==> flow/design.v <==
module two(clk, rst_n, in, valid_in, last_in, out, valid_out, last_out, ready);
	input wire clk, rst_n;
	input wire [32-1:0] in;
	input wire valid_in, last_in;
	output reg [32-1:0] out;
	output reg valid_out, last_out;
	output wire ready;
	reg [32-1:0] buff;
parameter [1:0] IDLE = 2'b00, S0 = 2'b01, S1 = 2'b10, S2 = 2'b11;
	reg [1:0] state;
	reg delay_last;
	wire we;
	wire S0_enable;
	wire S1_enable;
	wire S2_enable;
	wire S0toS1;
	wire S1toS2;
	wire S2toS1, S2toIDLE;
always @(posedge clk) begin
	if (!rst_n) begin
		state <= IDLE;
	end else begin
		case (state)
		IDLE : begin
			if (valid_in) begin
				state <= S0;
			end else begin
				state <= IDLE;
			end
		end
		S0 : begin
			if (S0toS1) begin
				state <= S1;
			end else begin
				state <= S0;
			end
		end
		S1 : begin
			if (S1toS2) begin
				state <= S2;
			end else begin
				state <= S1;
			end
		end
		S2 : begin
			if (S2toIDLE) begin
				state <= IDLE;
			end else if (S2toS1) begin
				state <= S1;
			end else begin
				state <= S2;
			end
		end
		endcase
	end
end
always @(posedge clk) begin
	if (!rst_n) begin
		buff <= 0;
		valid_out <= 0;
		last_out <= 0;
	end else begin
		if (S0_enable) begin
			buff <= in;
			valid_out <= 0;
			last_out <= 0;
		end else if (S1_enable) begin
			out <= (in > buff) ? in : buff;
			valid_out <= 1;
			last_out <= 0;
			buff <= (in > buff) ? buff : in;
		end else if (S2_enable) begin
			out <= buff;
			valid_out <= 1;
			last_out <= (S2toIDLE) ? 1 : 0;
			buff <= (we) ? in : buff;
		end else begin
			valid_out <= 0;
			last_out <= 0;
		end
	end
end
always @(posedge clk) begin
	if (!rst_n) begin
		delay_last <= 0;
	end else begin
		if (last_in) begin
			delay_last <= 1;
		end else if (S2toIDLE) begin
			delay_last <= 0;
		end else begin
			delay_last <= 0;
		end
	end
end
assign ready = (state != IDLE) & valid_in;
assign we = ready;
assign S0_enable = (state == S0) & we;
assign S1_enable = (state == S1) & we;
assign S2_enable = (state == S2);
assign S0toS1 = (state == S0) & we;
assign S1toS2 = (state == S1) & we;
assign S2toS1 = (state == S2) & we & !delay_last;
assign S2toIDLE = (state == S2) & delay_last;
endmodule
module four(clk, rst_n, in, valid_in, last_in, out, valid_out, last_out);
	input wire clk, rst_n;
	input wire [32-1:0] in;
	input wire valid_in, last_in;
	output reg [32-1:0] out;
	output reg valid_out, last_out;
	reg [32-1:0] fifo [4-1:0];
	reg [2-1:0] head;
	reg [1-1:0] tail0, tail1;
parameter [2:0] S0 = 3'b001, S1 = 3'b010, S2 = 3'b011, S3 = 3'b100, S4 = 3'b101;
	reg [2:0] state;
	reg delay_last;
	wire we;	 
	wire S0_enable, S1_enable, S2_enable, S3_enable, S4_enable;
	wire S0toS1;
	wire S1toS2, S1toS3;
	wire S2toS3, S2toS4;
	wire S3toS1, S3toS0;
	wire S4toS1, S4toS0;
	wire [32-1:0] mem0, mem1, mem2, mem3;
always @(posedge clk) begin
	if (!rst_n) begin
		state <= S0;
	end else begin
		case (state)
		S0 : begin
			if (S0toS1) begin
				state <= S1;
			end else begin
				state <= S0;
			end
		end
		S1 : begin
			if (S1toS2) begin
				state <= S2;
			end else if (S1toS3) begin
				state <= S3;
			end else begin
				state <= S1;
			end
		end
		S2 : begin
			if (S2toS3) begin
				state <= S3;
			end else if (S2toS4) begin
				state <= S4;
			end else begin
				state <= S2;
			end
		end
		S3 : begin
			if (S3toS1) begin
				state <= S1;
			end else if (S3toS0) begin
				state <= S0;
			end else begin
				state <= S3;
			end
		end
		S4 : begin
			if (S4toS1) begin
				state <= S1;
			end else if (S4toS0) begin
				state <= S0;
			end else begin
				state <= S4;
			end
		end
		endcase
	end
end
always @(posedge clk) begin
	if (!rst_n) begin
		head <= 0;
		tail0 <= 0;
		tail1 <= 0;
		valid_out <= 0;
		last_out <= 0;
	end else begin
		if (S0_enable) begin
			fifo[head] <= in;
			head <= head + 1;
		end
		else if (S1_enable) begin
			fifo[head] <= (in > fifo[tail0]) ? fifo[tail0] : in;
			out <= (in > fifo[tail0]) ? in : fifo[tail0];
			valid_out <= 1;
			last_out <= 0;
			head <= head + 1;
			tail0 <= (in > fifo[tail0]) ? tail0 : tail0 + 1;
			tail1 <= (in > fifo[tail0]) ? tail1 + 1 : tail1;
		end
		else if (S2_enable) begin
			fifo[head] <= in;
			out <= (fifo[tail1+2] > fifo[tail0]) ? fifo[tail1+2] : fifo[tail0];
			valid_out <= 1;
			last_out <= 0;
			head <= (we) ? head + 1 : head;
			tail0 <= (fifo[tail1+2] > fifo[tail0]) ? tail0 : tail0 + 1;
			tail1 <= (fifo[tail1+2] > fifo[tail0]) ? tail1 + 1 : tail1;
		end
		else if (S3_enable) begin
			fifo[head] <= in;
			out <= fifo[tail0];
			valid_out <= 1;
			last_out <= (S3toS0) ? 1 : 0;
			head <= (we && !delay_last) ? head + 1 : head;
			tail0 <= tail0 + 1;
		end
		else if (S4_enable) begin
			fifo[head] <= in;
			out <= fifo[tail1+2];
			valid_out <= 1;
			last_out <= (S4toS0) ? 1 : 0;
			head <= (we && !delay_last) ? head + 1 : head;
			tail1 <= tail1 + 1;
		end
		else begin
			valid_out <= 0;
			last_out <= 0;
		end
	end
end
always @(posedge clk) begin
	if (!rst_n) begin
		delay_last <= 0;
	end else begin
		if (last_in) begin
			delay_last <= 1;
		end else if (S3toS0 || S4toS0) begin
			delay_last <= 0;
		end else begin
			delay_last <= delay_last;
		end
	end
end
assign we = valid_in;
assign S0_enable = we & (state == S0);
assign S1_enable = (state == S1);
assign S2_enable = (state == S2);
assign S3_enable = (state == S3);
assign S4_enable = (state == S4);
assign S0toS1 = (state == S0) & (head == 1);
assign S1toS2 = (state == S1) & !(in > fifo[tail0]);
assign S1toS3 = (state == S1) & (in > fifo[tail0]) & (tail1 == 1);
assign S2toS3 = (state == S2) & (fifo[tail1+2] > fifo[tail0]) & (tail1 == 1);
assign S2toS4 = (state == S2) & !(fifo[tail1+2] > fifo[tail0]) & (tail0 == 1);
assign S3toS1 = (state == S3) & (tail0 == 1) & !delay_last;
assign S3toS0 = (state == S3) & (tail0 == 1) & delay_last;
assign S4toS1 = (state == S4) & (tail1 == 1) & !delay_last;
assign S4toS0 = (state == S4) & (tail1 == 1) & delay_last;
assign mem0 = fifo[0];
assign mem1 = fifo[1];
assign mem2 = fifo[2];
assign mem3 = fifo[3];
endmodule
module eight(clk, rst_n, in, valid_in, last_in, out, valid_out, last_out);
	input wire clk, rst_n;
	input wire [32-1:0] in;
	input wire valid_in, last_in;
	output reg [32-1:0] out;
	output reg valid_out, last_out;
	reg [32-1:0] fifo [8-1:0];
	reg [3-1:0] head;
	reg [2-1:0] tail0, tail1;
parameter [2:0] S0 = 3'b001, S1 = 3'b010, S2 = 3'b011, S3 = 3'b100, S4 = 3'b101;
	reg [2:0] state;
	reg delay_last;
	wire we;	 
	wire S0_enable, S1_enable, S2_enable, S3_enable, S4_enable;
	wire S0toS1;
	wire S1toS2, S1toS3;
	wire S2toS3, S2toS4;
	wire S3toS1, S3toS0;
	wire S4toS1, S4toS0;
	wire [32-1:0] mem0, mem1, mem2, mem3, mem4, mem5, mem6, mem7;
always @(posedge clk) begin
	if (!rst_n) begin
		state <= S0;
	end else begin
		case (state)
		S0 : begin
			if (S0toS1) begin
				state <= S1;
			end else begin
				state <= S0;
			end
		end
		S1 : begin
			if (S1toS2) begin
				state <= S2;
			end else if (S1toS3) begin
				state <= S3;
			end else begin
				state <= S1;
			end
		end
		S2 : begin
			if (S2toS3) begin
				state <= S3;
			end else if (S2toS4) begin
				state <= S4;
			end else begin
				state <= S2;
			end
		end
		S3 : begin
			if (S3toS1) begin
				state <= S1;
			end else if (S3toS0) begin
				state <= S0;
			end else begin
				state <= S3;
			end
		end
		S4 : begin
			if (S4toS1) begin
				state <= S1;
			end else if (S4toS0) begin
				state <= S0;
			end else begin
				state <= S4;
			end
		end
		endcase
	end
end
always @(posedge clk) begin
	if (!rst_n) begin
		head <= 0;
		tail0 <= 0;
		tail1 <= 0;
		valid_out <= 0;
		last_out <= 0;
	end else begin
		if (S0_enable) begin
			fifo[head] <= in;
			head <= head + 1;
		end
		else if (S1_enable) begin
			fifo[head] <= (in > fifo[tail0]) ? fifo[tail0] : in;
			out <= (in > fifo[tail0]) ? in : fifo[tail0];
			valid_out <= 1;
			last_out <= 0;
			head <= head + 1;
			tail0 <= (in > fifo[tail0]) ? tail0 : tail0 + 1;
			tail1 <= (in > fifo[tail0]) ? tail1 + 1 : tail1;
		end
		else if (S2_enable) begin
			fifo[head] <= in;
			out <= (fifo[tail1+4] > fifo[tail0]) ? fifo[tail1+4] : fifo[tail0];
			valid_out <= 1;
			last_out <= 0;
			head <= (we) ? head + 1 : head;
			tail0 <= (fifo[tail1+4] > fifo[tail0]) ? tail0 : tail0 + 1;
			tail1 <= (fifo[tail1+4] > fifo[tail0]) ? tail1 + 1 : tail1;
		end
		else if (S3_enable) begin
			fifo[head] <= in;
			out <= fifo[tail0];
			valid_out <= 1;
			last_out <= (S3toS0) ? 1 : 0;
			head <= (we && !delay_last) ? head + 1 : head;
			tail0 <= tail0 + 1;
		end
		else if (S4_enable) begin
			fifo[head] <= in;
			out <= fifo[tail1+4];
			valid_out <= 1;
			last_out <= (S4toS0) ? 1 : 0;
			head <= (we && !delay_last) ? head + 1 : head;
			tail1 <= tail1 + 1;
		end
		else begin
			valid_out <= 0;
			last_out <= 0;
		end
	end
end
always @(posedge clk) begin
	if (!rst_n) begin
		delay_last <= 0;
	end else begin
		if (last_in) begin
			delay_last <= 1;
		end else if (S3toS0 || S4toS0) begin
			delay_last <= 0;
		end else begin
			delay_last <= delay_last;
		end
	end
end
assign we = valid_in;
assign S0_enable = we & (state == S0);
assign S1_enable = (state == S1);
assign S2_enable = (state == S2);
assign S3_enable = (state == S3);
assign S4_enable = (state == S4);
assign S0toS1 = (state == S0) & (head == 3);
assign S1toS2 = (state == S1) & !(in > fifo[tail0]);
assign S1toS3 = (state == S1) & (in > fifo[tail0]) & (tail1 == 3);
assign S2toS3 = (state == S2) & (fifo[tail1+4] > fifo[tail0]) & (tail1 == 3);
assign S2toS4 = (state == S2) & !(fifo[tail1+4] > fifo[tail0]) & (tail0 == 3);
assign S3toS1 = (state == S3) & (tail0 == 3) & !delay_last;
assign S3toS0 = (state == S3) & (tail0 == 3) & delay_last;
assign S4toS1 = (state == S4) & (tail1 == 3) & !delay_last;
assign S4toS0 = (state == S4) & (tail1 == 3) & delay_last;
assign mem0 = fifo[0];
assign mem1 = fifo[1];
assign mem2 = fifo[2];
assign mem3 = fifo[3];
assign mem4 = fifo[4];
assign mem5 = fifo[5];
assign mem6 = fifo[6];
assign mem7 = fifo[7];
endmodule
module steen(clk, rst_n, in, valid_in, last_in, out, valid_out, last_out);
	input wire clk, rst_n;
	input wire [32-1:0] in;
	input wire valid_in, last_in;
	output reg [32-1:0] out;
	output reg valid_out, last_out;
	reg [32-1:0] fifo [16-1:0];
	reg [4-1:0] head;
	reg [3-1:0] tail0, tail1;
parameter [2:0] S0 = 3'b001, S1 = 3'b010, S2 = 3'b011, S3 = 3'b100, S4 = 3'b101;
	reg [2:0] state;
	reg delay_last;
	wire we;	 
	wire S0_enable, S1_enable, S2_enable, S3_enable, S4_enable;
	wire S0toS1;
	wire S1toS2, S1toS3;
	wire S2toS3, S2toS4;
	wire S3toS1, S3toS0;
	wire S4toS1, S4toS0;
	wire [32-1:0] mem0, mem1, mem2, mem3, mem4, mem5, mem6, mem7;
always @(posedge clk) begin
	if (!rst_n) begin
		state <= S0;
	end else begin
		case (state)
		S0 : begin
			if (S0toS1) begin
				state <= S1;
			end else begin
				state <= S0;
			end
		end
		S1 : begin
			if (S1toS2) begin
				state <= S2;
			end else if (S1toS3) begin
				state <= S3;
			end else begin
				state <= S1;
			end
		end
		S2 : begin
			if (S2toS3) begin
				state <= S3;
			end else if (S2toS4) begin
				state <= S4;
			end else begin
				state <= S2;
			end
		end
		S3 : begin
			if (S3toS1) begin
				state <= S1;
			end else if (S3toS0) begin
				state <= S0;
			end else begin
				state <= S3;
			end
		end
		S4 : begin
			if (S4toS1) begin
				state <= S1;
			end else if (S4toS0) begin
				state <= S0;
			end else begin
				state <= S4;
			end
		end
		endcase
	end
end
always @(posedge clk) begin
	if (!rst_n) begin
		head <= 0;
		tail0 <= 0;
		tail1 <= 0;
		valid_out <= 0;
		last_out <= 0;
	end else begin
		if (S0_enable) begin
			fifo[head] <= in;
			head <= head + 1;
		end
		else if (S1_enable) begin
			fifo[head] <= (in > fifo[tail0]) ? fifo[tail0] : in;
			out <= (in > fifo[tail0]) ? in : fifo[tail0];
			valid_out <= 1;
			last_out <= 0;
			head <= head + 1;
			tail0 <= (in > fifo[tail0]) ? tail0 : tail0 + 1;
			tail1 <= (in > fifo[tail0]) ? tail1 + 1 : tail1;
		end
		else if (S2_enable) begin
			fifo[head] <= in;
			out <= (fifo[tail1+8] > fifo[tail0]) ? fifo[tail1+8] : fifo[tail0];
			valid_out <= 1;
			last_out <= 0;
			head <= (we) ? head + 1 : head;
			tail0 <= (fifo[tail1+8] > fifo[tail0]) ? tail0 : tail0 + 1;
			tail1 <= (fifo[tail1+8] > fifo[tail0]) ? tail1 + 1 : tail1;
		end
		else if (S3_enable) begin
			fifo[head] <= in;
			out <= fifo[tail0];
			valid_out <= 1;
			last_out <= (S3toS0) ? 1 : 0;
			head <= (we && !delay_last) ? head + 1 : head;
			tail0 <= tail0 + 1;
		end
		else if (S4_enable) begin
			fifo[head] <= in;
			out <= fifo[tail1+8];
			valid_out <= 1;
			last_out <= (S4toS0) ? 1 : 0;
			head <= (we && !delay_last) ? head + 1 : head;
			tail1 <= tail1 + 1;
		end
		else begin
			valid_out <= 0;
			last_out <= 0;
		end
	end
end
always @(posedge clk) begin
	if (!rst_n) begin
		delay_last <= 0;
	end else begin
		if (last_in) begin
			delay_last <= 1;
		end else if (S3toS0 || S4toS0) begin
			delay_last <= 0;
		end else begin
			delay_last <= delay_last;
		end
	end
end
assign we = valid_in;
assign S0_enable = we & (state == S0);
assign S1_enable = (state == S1);
assign S2_enable = (state == S2);
assign S3_enable = (state == S3);
assign S4_enable = (state == S4);
assign S0toS1 = (state == S0) & (head == 7);
assign S1toS2 = (state == S1) & !(in > fifo[tail0]);
assign S1toS3 = (state == S1) & (in > fifo[tail0]) & (tail1 == 7);
assign S2toS3 = (state == S2) & (fifo[tail1+8] > fifo[tail0]) & (tail1 == 7);
assign S2toS4 = (state == S2) & !(fifo[tail1+8] > fifo[tail0]) & (tail0 == 7);
assign S3toS1 = (state == S3) & (tail0 == 7) & !delay_last;
assign S3toS0 = (state == S3) & (tail0 == 7) & delay_last;
assign S4toS1 = (state == S4) & (tail1 == 7) & !delay_last;
assign S4toS0 = (state == S4) & (tail1 == 7) & delay_last;
assign mem0 = fifo[0];
assign mem1 = fifo[1];
assign mem2 = fifo[2];
assign mem3 = fifo[3];
assign mem4 = fifo[4];
assign mem5 = fifo[5];
assign mem6 = fifo[6];
assign mem7 = fifo[7];
endmodule
module thtwo(clk, rst_n, in, valid_in, last_in, out, valid_out, last_out);
	input wire clk, rst_n;
	input wire [32-1:0] in;
	input wire valid_in, last_in;
	output reg [32-1:0] out;
	output reg valid_out, last_out;
	reg [32-1:0] fifo [32-1:0];
	reg [5-1:0] head;
	reg [4-1:0] tail0, tail1;
parameter [2:0] S0 = 3'b001, S1 = 3'b010, S2 = 3'b011, S3 = 3'b100, S4 = 3'b101;
	reg [2:0] state;
	reg delay_last;
	wire we;	 
	wire S0_enable, S1_enable, S2_enable, S3_enable, S4_enable;
	wire S0toS1;
	wire S1toS2, S1toS3;
	wire S2toS3, S2toS4;
	wire S3toS1, S3toS0;
	wire S4toS1, S4toS0;
	wire [32-1:0] mem0, mem1, mem2, mem3, mem4, mem5, mem6, mem7;
always @(posedge clk) begin
	if (!rst_n) begin
		state <= S0;
	end else begin
		case (state)
		S0 : begin
			if (S0toS1) begin
				state <= S1;
			end else begin
				state <= S0;
			end
		end
		S1 : begin
			if (S1toS2) begin
				state <= S2;
			end else if (S1toS3) begin
				state <= S3;
			end else begin
				state <= S1;
			end
		end
		S2 : begin
			if (S2toS3) begin
				state <= S3;
			end else if (S2toS4) begin
				state <= S4;
			end else begin
				state <= S2;
			end
		end
		S3 : begin
			if (S3toS1) begin
				state <= S1;
			end else if (S3toS0) begin
				state <= S0;
			end else begin
				state <= S3;
			end
		end
		S4 : begin
			if (S4toS1) begin
				state <= S1;
			end else if (S4toS0) begin
				state <= S0;
			end else begin
				state <= S4;
			end
		end
		endcase
	end
end
always @(posedge clk) begin
	if (!rst_n) begin
		head <= 0;
		tail0 <= 0;
		tail1 <= 0;
		valid_out <= 0;
		last_out <= 0;
	end else begin
		if (S0_enable) begin
			fifo[head] <= in;
			head <= head + 1;
		end
		else if (S1_enable) begin
			fifo[head] <= (in > fifo[tail0]) ? fifo[tail0] : in;
			out <= (in > fifo[tail0]) ? in : fifo[tail0];
			valid_out <= 1;
			last_out <= 0;
			head <= head + 1;
			tail0 <= (in > fifo[tail0]) ? tail0 : tail0 + 1;
			tail1 <= (in > fifo[tail0]) ? tail1 + 1 : tail1;
		end
		else if (S2_enable) begin
			fifo[head] <= in;
			out <= (fifo[tail1+16] > fifo[tail0]) ? fifo[tail1+16] : fifo[tail0];
			valid_out <= 1;
			last_out <= 0;
			head <= (we) ? head + 1 : head;
			tail0 <= (fifo[tail1+16] > fifo[tail0]) ? tail0 : tail0 + 1;
			tail1 <= (fifo[tail1+16] > fifo[tail0]) ? tail1 + 1 : tail1;
		end
		else if (S3_enable) begin
			fifo[head] <= in;
			out <= fifo[tail0];
			valid_out <= 1;
			last_out <= (S3toS0) ? 1 : 0;
			head <= (we && !delay_last) ? head + 1 : head;
			tail0 <= tail0 + 1;
		end
		else if (S4_enable) begin
			fifo[head] <= in;
			out <= fifo[tail1+16];
			valid_out <= 1;
			last_out <= (S4toS0) ? 1 : 0;
			head <= (we && !delay_last) ? head + 1 : head;
			tail1 <= tail1 + 1;
		end
		else begin
			valid_out <= 0;
			last_out <= 0;
		end
	end
end
always @(posedge clk) begin
	if (!rst_n) begin
		delay_last <= 0;
	end else begin
		if (last_in) begin
			delay_last <= 1;
		end else if (S3toS0 || S4toS0) begin
			delay_last <= 0;
		end else begin
			delay_last <= delay_last;
		end
	end
end
assign we = valid_in;
assign S0_enable = we & (state == S0);
assign S1_enable = (state == S1);
assign S2_enable = (state == S2);
assign S3_enable = (state == S3);
assign S4_enable = (state == S4);
assign S0toS1 = (state == S0) & (head == 15);
assign S1toS2 = (state == S1) & !(in > fifo[tail0]);
assign S1toS3 = (state == S1) & (in > fifo[tail0]) & (tail1 == 15);
assign S2toS3 = (state == S2) & (fifo[tail1+16] > fifo[tail0]) & (tail1 == 15);
assign S2toS4 = (state == S2) & !(fifo[tail1+16] > fifo[tail0]) & (tail0 == 15);
assign S3toS1 = (state == S3) & (tail0 == 15) & !delay_last;
assign S3toS0 = (state == S3) & (tail0 == 15) & delay_last;
assign S4toS1 = (state == S4) & (tail1 == 15) & !delay_last;
assign S4toS0 = (state == S4) & (tail1 == 15) & delay_last;
assign mem0 = fifo[0];
assign mem1 = fifo[1];
assign mem2 = fifo[2];
assign mem3 = fifo[3];
assign mem4 = fifo[4];
assign mem5 = fifo[5];
assign mem6 = fifo[6];
assign mem7 = fifo[7];
endmodule
module top(clk, rst_n, in, valid_in, last_in, out, valid_out, last_out, ready);
	input wire clk, rst_n;
	input wire [32-1:0] in;
	input wire valid_in, last_in;
	output wire [32-1:0] out;
	output wire valid_out, last_out;
	output wire ready;
	wire [32-1:0] out0, out1, out2, out3;
	wire valid_out0, valid_out1, valid_out2, valid_out3;
	wire last_out0, last_out1, last_out2, last_out3;
two tw0(.clk(clk), .rst_n(rst_n), .in(in), .valid_in(valid_in), .last_in(last_in), .out(out0), .valid_out(valid_out0), .last_out(last_out0), .ready(ready));
four f0(.clk(clk), .rst_n(rst_n), .in(out0), .valid_in(valid_out0), .last_in(last_out0), .out(out1), .valid_out(valid_out1), .last_out(last_out1));
eight e0(.clk(clk), .rst_n(rst_n), .in(out1), .valid_in(valid_out1), .last_in(last_out1), .out(out2), .valid_out(valid_out2), .last_out(last_out2));
steen s0(.clk(clk), .rst_n(rst_n), .in(out2), .valid_in(valid_out2), .last_in(last_out2), .out(out3), .valid_out(valid_out3), .last_out(last_out3));
thtwo t0(.clk(clk), .rst_n(rst_n), .in(out3), .valid_in(valid_out3), .last_in(last_out3), .out(out), .valid_out(valid_out), .last_out(last_out));
endmodule
; Tool chain data of top
; What the tools print for top, step after step.
; Lines are those of the file above, counted from 1.
; Operators carry their Yosys type and port widths (W data, S select, Z words).
; Cell names lack the library's common part.
; The mark -- stands for no value.
[inputs]
design = top
clock = clk
cell_library = sky130hd
corner = tt_025C_1v80

; After elaboration
; Source: Yosys, flattened and elaborated, memories not mapped. Widths are those after wreduce. Print and check cells do not count. Equal cells are merged and count once.
; Yosys's memory passes give these memory sizes; they may raise the number of words (mostly to a power of two), join words into wider ones and drop unused or constant bits.
[word_totals]
regBits = 255
ramBits = 1920
clocked_rd_ports_x_width = 128
memories = 4
input_bits = 36
wordCells = 670
[memory_table]
columns = name, size, width, read_ports, wr, line
row1 = t0.fifo, 32, 32, 2, 1, 588  ; reg [32-1:0] fifo [32-1:0];
row2 = s0.fifo, 16, 32, 2, 1, 428  ; reg [32-1:0] fifo [16-1:0];
row3 = e0.fifo, 8, 32, 2, 1, 268  ; reg [32-1:0] fifo [8-1:0];
row4 = f0.fifo, 4, 32, 2, 1, 112  ; reg [32-1:0] fifo [4-1:0];
[op_classes]
n_addsub = 16
n_cmp = 9
eq_ne = 58
muxes = 386
bitwise = 89
n_reduce_logical = 70
[op_table]
columns = operator, count
row1 = $mux W32, 132
row2 = $gt A32 B32 Y1, 9
row3 = $mux W3, 52
row4 = $mux W1, 144
row5 = $mux W4, 20
row6 = $and A1 B1 Y1, 66
row7 = $pmux W3 S5, 4
row8 = $mux W2, 26
row9 = $reduce_bool A5 Y1, 8
row10 = $mux W5, 7
row11 = $eq A3 B3 Y1 const B, 10
row12 = $reduce_bool A3 Y1, 10
row13 = $eq A3 B2 Y1 const B, 9
row14 = $ne A3 B2 Y1 const B, 8
row15 = $reduce_and A5 Y1, 4
row16 = $reduce_and A3 Y1, 6
row17 = $or A1 B1 Y1, 16
row18 = $ne A2 B2 Y1 const B, 8
row19 = $ne A4 B2 Y1 const B, 4
row20 = $reduce_and A4 Y1, 4
row21 = $reduce_bool A4 Y1, 4
row22 = $logic_not A1 Y1, 13
row23 = $reduce_bool A2 Y1, 6
row24 = $eq A3 B1 Y1 const B, 4
row25 = $ne A3 B1 Y1 const B, 4
row26 = $add A4 B1 Y4 const B, 3
row27 = $add A3 B1 Y3 const B, 3
row28 = $eq A2 B2 Y1 const B, 4
; Not listed: further kinds 20, cells in them 40.

; Logic depth
; Yosys ltp: most cells in a row. Word level: on the elaborated netlist, between registers, memories and ports. Mapped: between sequential cells and ports; inverters and the memories' decode and read muxes count.
[logic_depth]
ltp_word = 9
ABC_AREA = 0
mapped_depth = 16

; Synthesis result
; The flow's flattened synthesis, as Yosys stat reports it; memories are mapped. The netlist is that of the ABC_AREA named above (0 if unset); the other value can give another one.
; The area totals of this step are shown rounded.
[synth_totals]
stdcells = 5194
mapped_area_um2 = 93860
seqArea_um2 = 64720
ffs = 2193
buffers = 254
[types]
columns = cell_type, count, type_area_um2
row1 = edfxtp_1, 2080, 6.25E+04
row2 = mux4_2, 512, 1.15E+04
row3 = ha_1, 311, 3.89E+03
row4 = dfxtp_1, 113, 2262.17
row5 = mux2i_1, 185, 1.85E+03
row6 = mux2_2, 133, 1.5E+03
row7 = o21ai_0, 221, 1.11E+03
row8 = mux2_4, 60, 900.864
row9 = nand2_1, 234, 878.342
row10 = a21oi_1, 145, 725.696
row11 = inv_1, 166, 623.098
row12 = clkbuf_1, 160, 600.576
row13 = nor2_1, 140, 525.504
row14 = nor2b_1, 63, 394.128
row15 = a221oi_1, 40, 350.336
row16 = nand4_1, 56, 350.336
row17 = a211oi_1, 39, 292.781
row18 = buf_2, 53, 265.254
; Other cell types: 63; their cells: 483.
; By module: a second synthesis without flattening, with its own total; a netlist apart from the flattened one above.
[unflattened]
hier_cells = 5250
area_unflattened_um2 = 94920
; Rows give one instance, submodules left out.
[modules]
columns = module, n_inst, cells, area_um2, seq_area_um2
row1 = thtwo, 1, 1976, 43470, 32210
row2 = steen, 1, 1333, 24230, 16760
row3 = eight, 1, 895, 14010, 8989
row4 = four, 1, 701, 9548, 5065
row5 = two, 1, 345, 3652, 1702
row6 = top, 1, 0, 0.0, 0.0

; Timing after synthesis
; Path of least setup slack by OpenSTA after synthesis, without wires, with an ideal clock, recovery checks aside; 20% of the period is set as input and as output delay. Where synthesis merged equal registers, the netlist keeps one of their names.
[synth_path]
path_kind = reg-to-reg
startpoint = register (no name shown)
endpoint = memory t0.fifo[0][31]
clock_period_ns = 8.0
setup_ns = 0.454
launch_ns = 0.000
arrival_time_ns = 5.389
path_slack_ns = 2.157
path_delay_ns = 5.843
stages = 16
n_path_buf = 4
period_less_setup_slack_ns = 5.843
; "path_delay_ns" = arrival - input delay + setup time.
; "stages" counts driving pins, that of a launching flip-flop among them; a cell with two outputs on the path counts twice.
; "period_less_setup_slack_ns" is the clock period less the worst setup slack; recovery checks do not enter. This is arithmetic on one report: input and output delays are still those of the set period (20% each).
[synth_via]
path_cell_list = dfxtp_1 buf_2 buf_1 mux4_2 mux4_2 inv_1 ha_1 and4_1 and4bb_1 a211o_1 o22ai_1 o21ai_1 or2_2 buf_2 clkbuf_1 o21ai_0
[synth_rtl]
columns = element, line
row1 = "end, declared", 588  ; reg [32-1:0] fifo [32-1:0];
; No chain of elaborated cells between the ends is given.

; Path in the finished layout
; From the final timing report of flow run 1: the path of least setup slack in the routed layout; clock arrival at registers is part of the times.
[layout_path]
path_kind = reg-to-reg
startpoint = register (no name shown)
endpoint = memory t0.fifo[26][24]
clock_period_ns = 4.7
setup_ns = 0.24
launch_ns = 0.91
arrival_time_ns = 5.33
path_slack_ns = 0.03
stages = 21
n_path_buf = 9
[layout_via]
path_cell_list = dfxtp_4 buf_12 buf_16 buf_12 mux4_2 mux4_2 inv_4 ha_4 nand4_1 buf_6 nor2_4 a221o_1 o31a_1 o21ai_2 or2_4 buf_12 buf_12 buf_6 o21ai_4 buf_12 clkbuf_16
[layout_rtl]
columns = element, line
row1 = "end, declared", 588  ; reg [32-1:0] fifo [32-1:0];
; No chain of elaborated cells between the ends is given.

==> runs of top <==
Below are 2 stored runs of the flow (Yosys, OpenROAD; platform sky130hd) on top, each with its settings and what was measured, unordered. Constraints: input delay and output delay 20% of the set period each, output load 0.01 pF.
"period_reached_ns" is the run's clock period less its worst setup slack. It is reckoned from that one timing run; input and output delays stay at 20% of the period that was set.
"worst_path_ns" = time allowed to the worst setup path (clock period - input delay - output delay, where it has them) - its slack; a late launch clock adds to it, a late capture clock takes from it.
"total_power_w" rests on the timing tool's default activity at the inputs, not on a simulated workload.
Measured values are rounded.

# flow run 1
==> flow/run.sh <==
#!/bin/bash
# the make line also repeats the synthesis and layout settings of config.mk as NAME=value (left out here)
make -C /OpenROAD-flow-scripts/flow DESIGN_CONFIG=/design/flow/config.mk WORK_HOME=/design/flow/orfs CLKGATE_MAP_FILE= finish
==> flow/config.mk <==
export PLATFORM = sky130hd
export DESIGN_NAME = top
export DESIGN_NICKNAME = top
export VERILOG_FILES = /design/flow/design.v
export SDC_FILE = /design/flow/constraint.sdc
export NUM_CORES = 4
export LEC_CHECK = 0
export CAP_MARGIN = 20
export CORE_MARGIN = 6
export CORE_UTILIZATION = 30
export CTS_CLUSTER_SIZE = 19
export MAX_ROUTING_LAYER = met4
export PLACE_DENSITY = 0.45
export SETUP_SLACK_MARGIN = 0.47
export SLEW_MARGIN = 20
export TNS_END_PERCENT = 60
==> flow/constraint.sdc <==
create_clock -name core_clock -period 4.7 [get_ports {clk}]
set_input_delay 0.9400 -clock core_clock [delete_from_list [all_inputs] [get_ports {clk}]]
set_output_delay 0.9400 -clock core_clock [all_outputs]
set_load 0.01 [all_outputs]

==> flow run 1: results <==
final_setup_tns_ns=0.000
worst_path_ns=4.67
critical_path_kind="reg-to-reg"
fin_hold_ws_ns=0.418
period_reached_ns=4.675
final_die_area_um2=326400
setup_ws_ns=0.025
ys_area_um2=93860
total_power_w=0.04148
util_frac=0.372
final_stdcell_area_um2=115500

# flow run 2
==> flow/run.sh <==
#!/bin/bash
# the make line also repeats the synthesis and layout settings of config.mk as NAME=value (left out here)
make -C /OpenROAD-flow-scripts/flow DESIGN_CONFIG=/design/flow/config.mk WORK_HOME=/design/flow/orfs CLKGATE_MAP_FILE= finish
==> flow/config.mk <==
export PLATFORM = sky130hd
export DESIGN_NAME = top
export DESIGN_NICKNAME = top
export VERILOG_FILES = /design/flow/design.v
export SDC_FILE = /design/flow/constraint.sdc
export NUM_CORES = 4
export LEC_CHECK = 0
export CAP_MARGIN = 40
export CELL_PAD_IN_SITES_GLOBAL_PLACEMENT = 3
export CORE_MARGIN = 2
export CORE_UTILIZATION = 38
export GPL_ROUTABILITY_DRIVEN = 0
export MIN_ROUTING_LAYER = met1
export PLACE_DENSITY = 0.95
export SLEW_MARGIN = 20
export TNS_END_PERCENT = 70
==> flow/constraint.sdc <==
create_clock -name core_clock -period 8.0 [get_ports {clk}]
set_input_delay 1.6000 -clock core_clock [delete_from_list [all_inputs] [get_ports {clk}]]
set_output_delay 1.6000 -clock core_clock [all_outputs]
set_load 0.01 [all_outputs]

==> flow run 2: results <==
final_setup_tns_ns=0.000
worst_path_ns=5.93
critical_path_kind="reg-to-reg"
fin_hold_ws_ns=0.463
period_reached_ns=5.925
final_die_area_um2=251000
setup_ws_ns=2.075
ys_area_um2=93860
total_power_w=0.0233
util_frac=0.436
final_stdcell_area_um2=107200
